==> flow/design.v <==
module  CONV(
	input				clk,
	input				rst_n,
	input 				mode,
	input       		in_valid,
	output reg			out_valid,
	output 		[13:0] 	AWADDR,
	output		 [7:0] 	AWLEN,
	output 				AWVALID,
	input 				AWREADY,
	output reg  [31:0]	WDATA,
	output 				WVALID,
	input 				WREADY,
	output 		[13:0] 	ARADDR,
	output 		 [7:0] 	ARLEN,
	output 				ARVALID,
	input 				ARREADY,
	input		[31:0] 	RDATA,
	input 				RVALID,
	output reg			RREADY
);
localparam WEIGHT1 	= 20'hABC2E;
localparam WEIGHT2 	= 20'hB52E2;
localparam WEIGHT3 	= 20'hAF5C4;
localparam WEIGHT4 	= 20'hE5518;
localparam WEIGHT5 	= 20'h71650;
localparam WEIGHT6 	= 20'hA938B;
localparam WEIGHT7 	= 20'h5251F;
localparam WEIGHT8 	= 20'h7DFC0;
localparam WEIGHT9 	= 20'hEB885;
localparam BIAS 	= 16'h1310;
localparam IDLE 	= 4'd0;
localparam CONV_K1 	= 4'd1;
localparam CONV_K2 	= 4'd2;
localparam CONV_K3 	= 4'd3;
localparam CONV_K4 	= 4'd4;
localparam CONV_K5 	= 4'd5;
localparam CONV_K6 	= 4'd6;
localparam CONV_K7 	= 4'd7;
localparam CONV_K8 	= 4'd8;
localparam CONV_K9 	= 4'd9;
localparam RELU 	= 4'd10;
localparam MUL 		= 4'd11;
localparam READ 	= 4'd12;
localparam WRITE_L0 = 4'd13;
localparam POOL 	= 4'd14;
localparam WRITE_L1 = 4'd15;
reg  		 [3:0] 	state_r, state_w, state_tmp;
reg  		 [5:0]	cnt_x, cnt_y;
reg					mode_;
wire 			 	is_up, is_down, is_left, is_right;
wire 				skip_mul;
wire 		[11:0] 	P1, P2, P3, P4, P5, P6, P7, P8, P9;
wire 		[15:0]  data_in;
wire 		[19:0] 	weight;
reg  signed	[35:0] 	product;
reg 				mul_fin;
reg  signed [36:0]	conv_result;
wire 		[31:0]	relu_result;
reg 		[31:0] 	max_pool_result;
wire 				update_mp_result;
assign is_up 	= (cnt_y == 6'd0  || (cnt_y == 6'd1  && mode_));
assign is_down 	= (cnt_y == 6'd63 || (cnt_y == 6'd62 && mode_));
assign is_left 	= (cnt_x == 6'd0  || (cnt_x == 6'd1  && mode_));
assign is_right = (cnt_x == 6'd63 || (cnt_x == 6'd62 && mode_));
assign skip_mul   = (state_tmp == CONV_K1 && (is_up || is_left)) 	||
					(state_tmp == CONV_K2 && (is_up))				||
					(state_tmp == CONV_K3 && (is_up || is_right)) 	||
					(state_tmp == CONV_K4 && (is_left))				||
					(state_tmp == CONV_K6 && (is_right)) 			||
					(state_tmp == CONV_K7 && (is_down || is_left)) 	||
					(state_tmp == CONV_K8 && (is_down)) 			||
					(state_tmp == CONV_K9 && (is_down || is_right));
assign P1 = (mode_ == 1'b0) ? {cnt_y, cnt_x} - 7'd65 : {cnt_y, cnt_x} - 8'd130;
assign P2 = (mode_ == 1'b0) ? {cnt_y, cnt_x} - 7'd64 : {cnt_y, cnt_x} - 8'd128;
assign P3 = (mode_ == 1'b0) ? {cnt_y, cnt_x} - 6'd63 : {cnt_y, cnt_x} - 7'd126;
assign P4 = (mode_ == 1'b0) ? {cnt_y, cnt_x} - 1'd1  : {cnt_y, cnt_x} - 2'd2  ;
assign P5 = (mode_ == 1'b0) ? {cnt_y, cnt_x}		 : {cnt_y, cnt_x}         ;
assign P6 = (mode_ == 1'b0) ? {cnt_y, cnt_x} + 1'd1	 : {cnt_y, cnt_x} + 2'd2  ;
assign P7 = (mode_ == 1'b0) ? {cnt_y, cnt_x} + 6'd63 : {cnt_y, cnt_x} + 7'd126;
assign P8 = (mode_ == 1'b0) ? {cnt_y, cnt_x} + 7'd64 : {cnt_y, cnt_x} + 8'd128;
assign P9 = (mode_ == 1'b0) ? {cnt_y, cnt_x} + 7'd65 : {cnt_y, cnt_x} + 8'd130;
assign data_in = RDATA[31:16];
assign weight = (state_tmp == CONV_K1) ? WEIGHT1 :
				(state_tmp == CONV_K2) ? WEIGHT2 :
				(state_tmp == CONV_K3) ? WEIGHT3 :
				(state_tmp == CONV_K4) ? WEIGHT4 :
				(state_tmp == CONV_K5) ? WEIGHT5 :
				(state_tmp == CONV_K6) ? WEIGHT6 :
				(state_tmp == CONV_K7) ? WEIGHT7 :
				(state_tmp == CONV_K8) ? WEIGHT8 :
				(state_tmp == CONV_K9) ? WEIGHT9 : 20'd0;
assign ARADDR = (state_tmp == CONV_K1) ? P1 :
				(state_tmp == CONV_K2) ? P2 :
				(state_tmp == CONV_K3) ? P3 :
				(state_tmp == CONV_K4) ? P4 :
				(state_tmp == CONV_K5) ? P5 :
				(state_tmp == CONV_K6) ? P6 :
				(state_tmp == CONV_K7) ? P7 :
				(state_tmp == CONV_K8) ? P8 :
				(state_tmp == CONV_K9) ? P9 : 14'd0;
assign ARLEN = 8'd0;
assign ARVALID = (state_r == READ) && (~skip_mul) && (state_tmp != RELU);
assign AWADDR = (state_r == POOL) ? {4'b1000, cnt_y[5:1], cnt_x[5:1]} : {1'b1, cnt_y, cnt_x};
assign AWLEN = 8'd0;
assign AWVALID = (state_r == RELU || state_r == POOL);
assign WVALID = (state_r == WRITE_L0 || state_r == WRITE_L1);
assign relu_result = (conv_result[36]) ? 32'd0 : conv_result[31:0];
assign update_mp_result = ((WDATA > max_pool_result) && WVALID);
always @(*) begin
	case(state_r)
		IDLE: 		state_w = (in_valid) ? READ : IDLE;
		READ: 		state_w = (ARREADY && ~skip_mul) ? state_tmp : READ;
		CONV_K1: 	state_w = (skip_mul) ? READ : ((RVALID) ? MUL : CONV_K1); 
		CONV_K2: 	state_w = (skip_mul) ? READ : ((RVALID) ? MUL : CONV_K2);
		CONV_K3: 	state_w = (skip_mul) ? READ : ((RVALID) ? MUL : CONV_K3);
		CONV_K4: 	state_w = (skip_mul) ? READ : ((RVALID) ? MUL : CONV_K4);
		CONV_K5: 	state_w = (skip_mul) ? READ : ((RVALID) ? MUL : CONV_K5);
		CONV_K6: 	state_w = (skip_mul) ? READ : ((RVALID) ? MUL : CONV_K6);
		CONV_K7: 	state_w = (skip_mul) ? READ : ((RVALID) ? MUL : CONV_K7);
		CONV_K8: 	state_w = (skip_mul) ? READ : ((RVALID) ? MUL : CONV_K8);
		CONV_K9: 	state_w = (skip_mul) ? RELU : ((RVALID) ? MUL : CONV_K9);
		MUL: 		state_w = (state_tmp == CONV_K9) ? RELU : READ;
		RELU: 		state_w = (AWREADY) ? WRITE_L0 : RELU;
		WRITE_L0: 	state_w = (WREADY) ? ((cnt_x[0] && cnt_y[0]) ? POOL : READ) : WRITE_L0;
		POOL: 		state_w = (AWREADY) ? WRITE_L1 : POOL;
		WRITE_L1: 	state_w = (WREADY) ? ((cnt_x[5:1] == 5'd31 && cnt_y[5:1] == 5'd31) ? IDLE : READ) : WRITE_L1;
	endcase
end
always @(posedge clk or negedge rst_n) begin
	if (!rst_n)	state_r <= IDLE;
	else 		state_r <= state_w;
end
always @(posedge clk or negedge rst_n) begin
	if (!rst_n)								state_tmp <= CONV_K1;
	else if (state_r == RELU)				state_tmp <= CONV_K1;
	else if (state_r == MUL) 				state_tmp <= state_tmp + 4'd1;
	else if (state_r == READ && skip_mul) 	state_tmp <= state_tmp + 4'd1;
end
always @(posedge clk or negedge rst_n) begin
	if (!rst_n)	begin
		cnt_x <= 6'd0;
		cnt_y <= 6'd0;
	end
	else if (state_r == WRITE_L0 && WREADY) begin
		cnt_x <= {cnt_x[5:1], cnt_x[0] + 1'd1};
		cnt_y <= (cnt_x[0]) ? {cnt_y[5:1], cnt_y[0] + 1'd1} : cnt_y;
	end
	else if (state_r == WRITE_L1 && WREADY) begin
		cnt_x <= {cnt_x[5:1] + 5'd1, cnt_x[0]};
		cnt_y <= (cnt_x[5:1] == 5'd31) ? {cnt_y[5:1] + 1'd1, cnt_y[0]} : cnt_y;
	end
end
always @(posedge clk or negedge rst_n) begin
	if (!rst_n)			RREADY <= 1'b0;
	else if (ARVALID)	RREADY <= 1'b1;
	else if (RVALID) 	RREADY <= 1'b0;
end
always @(posedge clk or negedge rst_n) begin
	if (!rst_n)					product <= 36'd0;
	else if (state_w == MUL)	product <= $signed(data_in) * $signed(weight);
end
always @(posedge clk or negedge rst_n) begin
	if (!rst_n)					mul_fin <= 1'b0;
	else if (state_w == MUL) 	mul_fin <= 1'b1;
	else 						mul_fin <= 1'b0;
end
always @(posedge clk or negedge rst_n) begin
	if (!rst_n)					conv_result <= BIAS;
	else if (WVALID && WREADY) 	conv_result <= BIAS;
	else if (mul_fin) 			conv_result <= conv_result + product;
end
always @(posedge clk or negedge rst_n) begin
	if (!rst_n)								max_pool_result <= 32'd0;
	else if (state_r == WRITE_L1 && WREADY) max_pool_result <= 32'd0;
	else if (update_mp_result) 				max_pool_result <= WDATA;
end
always @(posedge clk or negedge rst_n) begin
	if (!rst_n)						WDATA <= 32'd0;
	else if (state_w == WRITE_L0)	WDATA <= relu_result;
	else if (state_w == WRITE_L1)	WDATA <= max_pool_result;
	else 							WDATA <= WDATA;
end
always @(posedge clk or negedge rst_n) begin
	if (!rst_n)							out_valid <= 1'b0;
	else if (WREADY && state_w == IDLE) out_valid <= 1'b1;
	else 								out_valid <= 1'b0;
end
always @(posedge clk or negedge rst_n) begin
	if (!rst_n)			mode_ <= 1'b0;
	else if (in_valid) 	mode_ <= mode;
	else 				mode_ <= mode_;
end
endmodule
* From RTL to reports: CONV
What the tools print for CONV, step after step.
Line numbers count from 1 in the design file above.
Cell names lack the library's common part.
A cell with -- has no value.
- Top :: CONV
- Clock :: clk
- Cell library :: sky130hd
- Timing corner :: tt_025C_1v80

* Word level
Yosys after proc, flatten, opt, wreduce and memory -nomap, before mapping. Memory bits, and registers merged into a memory's read port (data or address), are not among the register bits. Print and check cells are not counted. Equal cells are merged and count once.
- Input port bits :: 40
- Register bits after elaboration :: 161
- Elaborated cells :: 202
- Muxes and demuxes :: 74
- Reductions and logical operators :: 52
- Multiply operators :: 1
- Add/subtract/negate cells :: 22
- Order comparisons :: 1
- Equal/unequal tests :: 36
- Bitwise logic cells :: 2
** Operators with widths (count)
- multiplier 16 x 20 -> 36 bit :: 1
- 2-to-1 mux 12 bit :: 17
- 2-to-1 mux 20 bit :: 9
- 2-to-1 mux 32 bit :: 5
- 2-to-1 mux 4 bit :: 21
- 2-to-1 mux 37 bit :: 2
- case mux 4 bit (select 16 bit) :: 1
- == test 4 bit with constant B :: 13
- adder 37 x 36 -> 37 bit :: 1
- adder 12 x 7 -> 12 bit with constant B :: 3
- subtractor 12 x 7 -> 12 bit with constant B :: 3
- greater-than comparator 32 bit :: 1
- == test 4 x 3 -> 1 bit with constant B :: 8
- adder 12 x 8 -> 12 bit with constant B :: 2
- subtractor 12 x 8 -> 12 bit with constant B :: 2
- == test 6 bit with constant B :: 4
- logical AND 1 bit :: 23
- 2-to-1 mux 6 bit :: 3
- logical OR 1 bit :: 17
- == test 4 x 2 -> 1 bit with constant B :: 4
- 2-to-1 mux 14 bit :: 1
- adder 12 x 1 -> 12 bit with constant B :: 1
- subtractor 12 x 1 -> 12 bit with constant B :: 1
- adder 12 x 2 -> 12 bit with constant B :: 1
- subtractor 12 x 2 -> 12 bit with constant B :: 1
- adder 12 x 6 -> 12 bit with constant B :: 1
- subtractor 12 x 6 -> 12 bit with constant B :: 1
- == test 6 x 1 -> 1 bit with constant B :: 2
Other operator kinds: 16; their cells: 39.

* Depth
Longest topological path by Yosys (ltp), each cell counted once; first at word level (registers and memories cut), then after technology mapping (sequential cells cut; the memories' decode and read muxes count).
- Word-level depth :: 19
- ABC_AREA :: 0
- Depth in mapped cells :: 33
- Depth with buffers taken out :: 31

* After synthesis
Yosys stat after the flow's synthesis: flattened, memories mapped to cells. It holds for the ABC_AREA given above (unset counts as 0); a run with the other value may have another netlist.
The area totals of this step are shown rounded.
- Synthesis area :: 24170 um^2
- Cell count :: 2882
- Buffers :: 161
- Mapped flip-flops :: 161
** Cell types (count)
- fa_1 :: 319
- dfrtp_1 :: 156
- ha_1 :: 179
- inv_1 :: 474
- a21oi_1 :: 227
- nand2_1 :: 295
- and2_1 :: 149
- o21ai_0 :: 172
- nor2_1 :: 157
- xnor2_1 :: 65
- clkbuf_1 :: 100
- nand3_1 :: 65
- xor2_1 :: 33
- a21o_1 :: 35
- nor3b_1 :: 32
- mux2i_1 :: 22
- buf_4 :: 25
- nor3_1 :: 31
Other cell types: 62; their cells: 346.

* Timing after synthesis
Source: OpenSTA report_checks on the synthesized netlist (no wires, ideal clock, input and output delay 20% of the period each), path of least setup slack; recovery checks are left aside. Register names are those of the netlist, which keeps one name where synthesis merged equal registers.
- Path type :: register to register
- Start point :: reg state_tmp[0]
- End point :: reg (no name shown)
- Period :: 8000 ps
- Path buffers :: 3
- Path slack :: 203 ps
- Setup time :: 83 ps
- Stages on the path :: 27
- Arrival :: 7715 ps
- Delay of the path :: 7798 ps
- Synthesis period reached :: 7797 ps
"delay of the path" is the arrival time less input delay plus setup time.
"stages on the path": output pins that drive a net of the path, with the launching flip-flop's if there is one; two outputs of one cell count as two.
"synthesis period reached" is the clock period less the worst setup slack; recovery checks do not enter. This is arithmetic on one report: input and output delays are still those of the set period (20% each).
Between the ends stands the longest chain of elaborated cells between them, by number of cells; it is not shown to be the way that was timed. Of several equally long chains one is given.
A line is the first line of the expression or statement that the cell stems from. Yosys adds cells for indexed reads and writes and turns some case tables into memories.
A register here has more assigning lines than the two given.
- Cells stage by stage :: dfstp_2 -> ha_1 -> clkbuf_1 -> clkbuf_1 -> nand2b_1 -> a222oi_1 -> clkbuf_1 -> nand2_1 -> fa_1 -> inv_1 -> fa_1 -> fa_1 -> fa_1 -> fa_1 -> inv_1 -> fa_1 -> inv_1 -> ha_1 -> a21oi_1 -> o21ai_0 -> or3_1 -> nor3_1 -> o21ai_0 -> a221oi_1 -> a21oi_1 -> xnor2_1 -> o21ai_0
- Cells in the longest elaborated chain :: 14
- Elaborated cells on any way between the ends :: 49
- Those cells by class :: mul: 1; eq/ne: 10; mux: 21; logic: 1; reduce/logical: 16
** RTL lines, path after synthesis
- from (decl) :: RTL line 48 : reg [3:0] state_r, state_w, state_tmp;
- from (assign) :: RTL line 137 : else if (state_r == MUL) state_tmp <= state_tmp + 4'd1;
- from (assign) :: RTL line 138 : else if (state_r == READ && skip_mul) state_tmp <= state_tmp + 4'd1;
- == test 4 x 1 -> 1 bit :: RTL line 66 : assign skip_mul = (state_tmp == CONV_K1 && (is_up || is_left)) ||
- logical AND 1 bit :: RTL line 66
- logical OR 1 bit (7 in a row) :: RTL line 66
- inverter 1 bit :: RTL line 113 : READ: state_w = (ARREADY && ~skip_mul) ? state_tmp : READ;
- logical AND 1 bit :: RTL line 113
- 2-to-1 mux 4 bit :: RTL line 113
- case mux 4 bit (select 16 bit) :: RTL line 111 : case(state_r)
- == test 4 bit :: RTL line 161
- to (assign) :: RTL line 160
- to (assign) :: RTL line 161
- to (decl) :: RTL line 56

* Worst path after layout
Path of least setup slack in the final report of job 2 (OpenROAD, finished layout, wires in). Where an end is a register, its clock arrival counts in the times.
The report prints the path's times to 10 ps; the period is as set.
- Path type :: register to register
- Start point :: reg state_tmp[0]
- End point :: reg (no name shown)
- Setup time :: 130 ps
- Period :: 5860 ps
- Path slack :: -1410 ps
- Stages on the path :: 31
- Path buffers :: 7
- Arrival :: 7570 ps
Between the ends stands the longest chain of elaborated cells between them, by number of cells; it is not shown to be the way that was timed. Of several equally long chains one is given.
A register here has more assigning lines than the two given.
- Cells stage by stage :: dfstp_2 -> buf_6 -> ha_4 -> buf_8 -> buf_6 -> nor2_4 -> a222oi_1 -> buf_4 -> buf_12 -> nand2_4 -> fa_2 -> buf_6 -> inv_2 -> fa_2 -> inv_2 -> fa_1 -> inv_2 -> fa_1 -> fa_1 -> inv_1 -> fa_1 -> inv_2 -> ha_4 -> a211oi_2 -> a21oi_1 -> nor2_1 -> nor2_1 -> a221oi_2 -> buf_4 -> xor2_1 -> o21ai_1
- Cells in the longest elaborated chain :: 14
- Elaborated cells on any way between the ends :: 49
- Those cells by class :: mul: 1; eq/ne: 10; mux: 21; logic: 1; reduce/logical: 16
** RTL lines, path post-layout
- from (decl) :: RTL line 48 : reg [3:0] state_r, state_w, state_tmp;
- from (assign) :: RTL line 137 : else if (state_r == MUL) state_tmp <= state_tmp + 4'd1;
- from (assign) :: RTL line 138 : else if (state_r == READ && skip_mul) state_tmp <= state_tmp + 4'd1;
- == test 4 x 1 -> 1 bit :: RTL line 66 : assign skip_mul = (state_tmp == CONV_K1 && (is_up || is_left)) ||
- logical AND 1 bit :: RTL line 66
- logical OR 1 bit (7 in a row) :: RTL line 66
- inverter 1 bit :: RTL line 113 : READ: state_w = (ARREADY && ~skip_mul) ? state_tmp : READ;
- logical AND 1 bit :: RTL line 113
- 2-to-1 mux 4 bit :: RTL line 113
- case mux 4 bit (select 16 bit) :: RTL line 111 : case(state_r)
- == test 4 bit :: RTL line 161
- to (assign) :: RTL line 160
- to (assign) :: RTL line 161
- to (decl) :: RTL line 56

4 stored runs of CONV in the flow (synthesis by Yosys, layout by OpenROAD, sky130hd cells), in arbitrary order. Constraints: input delay and output delay 20% of the set period each, output load 0.01 pF.
"achieved period" = clock period - worst setup slack. The figure is calculated, with input and output delays left at 20% of the set period.
Measured values are rounded.

* Job 1
** Files
==> flow/run.sh <==
#!/bin/bash
# the make line also repeats the synthesis and layout settings of config.mk as NAME=value (left out here)
make -C /OpenROAD-flow-scripts/flow DESIGN_CONFIG=/design/flow/config.mk WORK_HOME=/design/flow/orfs CLKGATE_MAP_FILE= finish
==> flow/config.mk <==
export PLATFORM = sky130hd
export DESIGN_NAME = CONV
export DESIGN_NICKNAME = CONV
export VERILOG_FILES = /design/flow/design.v
export SDC_FILE = /design/flow/constraint.sdc
export NUM_CORES = 4
export LEC_CHECK = 0
export CAP_MARGIN = 20
export CELL_PAD_IN_SITES_DETAIL_PLACEMENT = 2
export CELL_PAD_IN_SITES_GLOBAL_PLACEMENT = 1
export CORE_MARGIN = 2
export CORE_UTILIZATION = 71
export CTS_CLUSTER_SIZE = 98
export HOLD_SLACK_MARGIN = 0.25
export MAX_ROUTING_LAYER = met4
export SLEW_MARGIN = 25
export TNS_END_PERCENT = 60
==> flow/constraint.sdc <==
create_clock -name core_clock -period 4.31 [get_ports {clk}]
set_input_delay 0.8620 -clock core_clock [delete_from_list [all_inputs] [get_ports {clk}]]
set_output_delay 0.8620 -clock core_clock [all_outputs]
set_load 0.01 [all_outputs]
** Results
Incomplete, placement halted on GPL-0301.

* Job 2
** Files
==> flow/run.sh <==
#!/bin/bash
# the make line also repeats the synthesis and layout settings of config.mk as NAME=value (left out here)
make -C /OpenROAD-flow-scripts/flow DESIGN_CONFIG=/design/flow/config.mk WORK_HOME=/design/flow/orfs CLKGATE_MAP_FILE= finish
==> flow/config.mk <==
export PLATFORM = sky130hd
export DESIGN_NAME = CONV
export DESIGN_NICKNAME = CONV
export VERILOG_FILES = /design/flow/design.v
export SDC_FILE = /design/flow/constraint.sdc
export NUM_CORES = 4
export LEC_CHECK = 0
export CAP_MARGIN = 20
export CORE_MARGIN = 2
export CORE_UTILIZATION = 40
export SLEW_MARGIN = 20
==> flow/constraint.sdc <==
create_clock -name core_clock -period 5.86 [get_ports {clk}]
set_input_delay 1.1720 -clock core_clock [delete_from_list [all_inputs] [get_ports {clk}]]
set_output_delay 1.1720 -clock core_clock [all_outputs]
set_load 0.01 [all_outputs]
** Results
- Post-synthesis cell area :: 24170 um^2
- Die size :: 62400 um^2
- Standard-cell area after layout :: 30100 um^2
- Worst setup slack after layout :: -1407 ps
- Achieved period :: 7267 ps

* Job 3
** Files
==> flow/run.sh <==
#!/bin/bash
# the make line also repeats the synthesis and layout settings of config.mk as NAME=value (left out here)
make -C /OpenROAD-flow-scripts/flow DESIGN_CONFIG=/design/flow/config.mk WORK_HOME=/design/flow/orfs CLKGATE_MAP_FILE= finish
==> flow/config.mk <==
export PLATFORM = sky130hd
export DESIGN_NAME = CONV
export DESIGN_NICKNAME = CONV
export VERILOG_FILES = /design/flow/design.v
export SDC_FILE = /design/flow/constraint.sdc
export NUM_CORES = 4
export LEC_CHECK = 0
export CAP_MARGIN = 20
export CORE_MARGIN = 2
export CORE_UTILIZATION = 24
export SLEW_MARGIN = 20
==> flow/constraint.sdc <==
create_clock -name core_clock -period 7.8 [get_ports {clk}]
set_input_delay 1.5600 -clock core_clock [delete_from_list [all_inputs] [get_ports {clk}]]
set_output_delay 1.5600 -clock core_clock [all_outputs]
set_load 0.01 [all_outputs]
** Results
- Post-synthesis cell area :: 24170 um^2
- Die size :: 103300 um^2
- Standard-cell area after layout :: 29000 um^2
- Worst setup slack after layout :: 276 ps
- Achieved period :: 7524 ps

* Job 4
** Files
==> flow/run.sh <==
#!/bin/bash
# the make line also repeats the synthesis and layout settings of config.mk as NAME=value (left out here)
make -C /OpenROAD-flow-scripts/flow DESIGN_CONFIG=/design/flow/config.mk WORK_HOME=/design/flow/orfs CLKGATE_MAP_FILE= finish
==> flow/config.mk <==
export PLATFORM = sky130hd
export DESIGN_NAME = CONV
export DESIGN_NICKNAME = CONV
export VERILOG_FILES = /design/flow/design.v
export SDC_FILE = /design/flow/constraint.sdc
export NUM_CORES = 4
export LEC_CHECK = 0
export CAP_MARGIN = 20
export CORE_MARGIN = 2
export CORE_UTILIZATION = 40
export SLEW_MARGIN = 20
==> flow/constraint.sdc <==
create_clock -name core_clock -period 8.0 [get_ports {clk}]
set_input_delay 1.6000 -clock core_clock [delete_from_list [all_inputs] [get_ports {clk}]]
set_output_delay 1.6000 -clock core_clock [all_outputs]
set_load 0.01 [all_outputs]
** Results
- Post-synthesis cell area :: 24170 um^2
- Die size :: 62400 um^2
- Standard-cell area after layout :: 27870 um^2
- Worst setup slack after layout :: 262 ps
- Achieved period :: 7738 ps
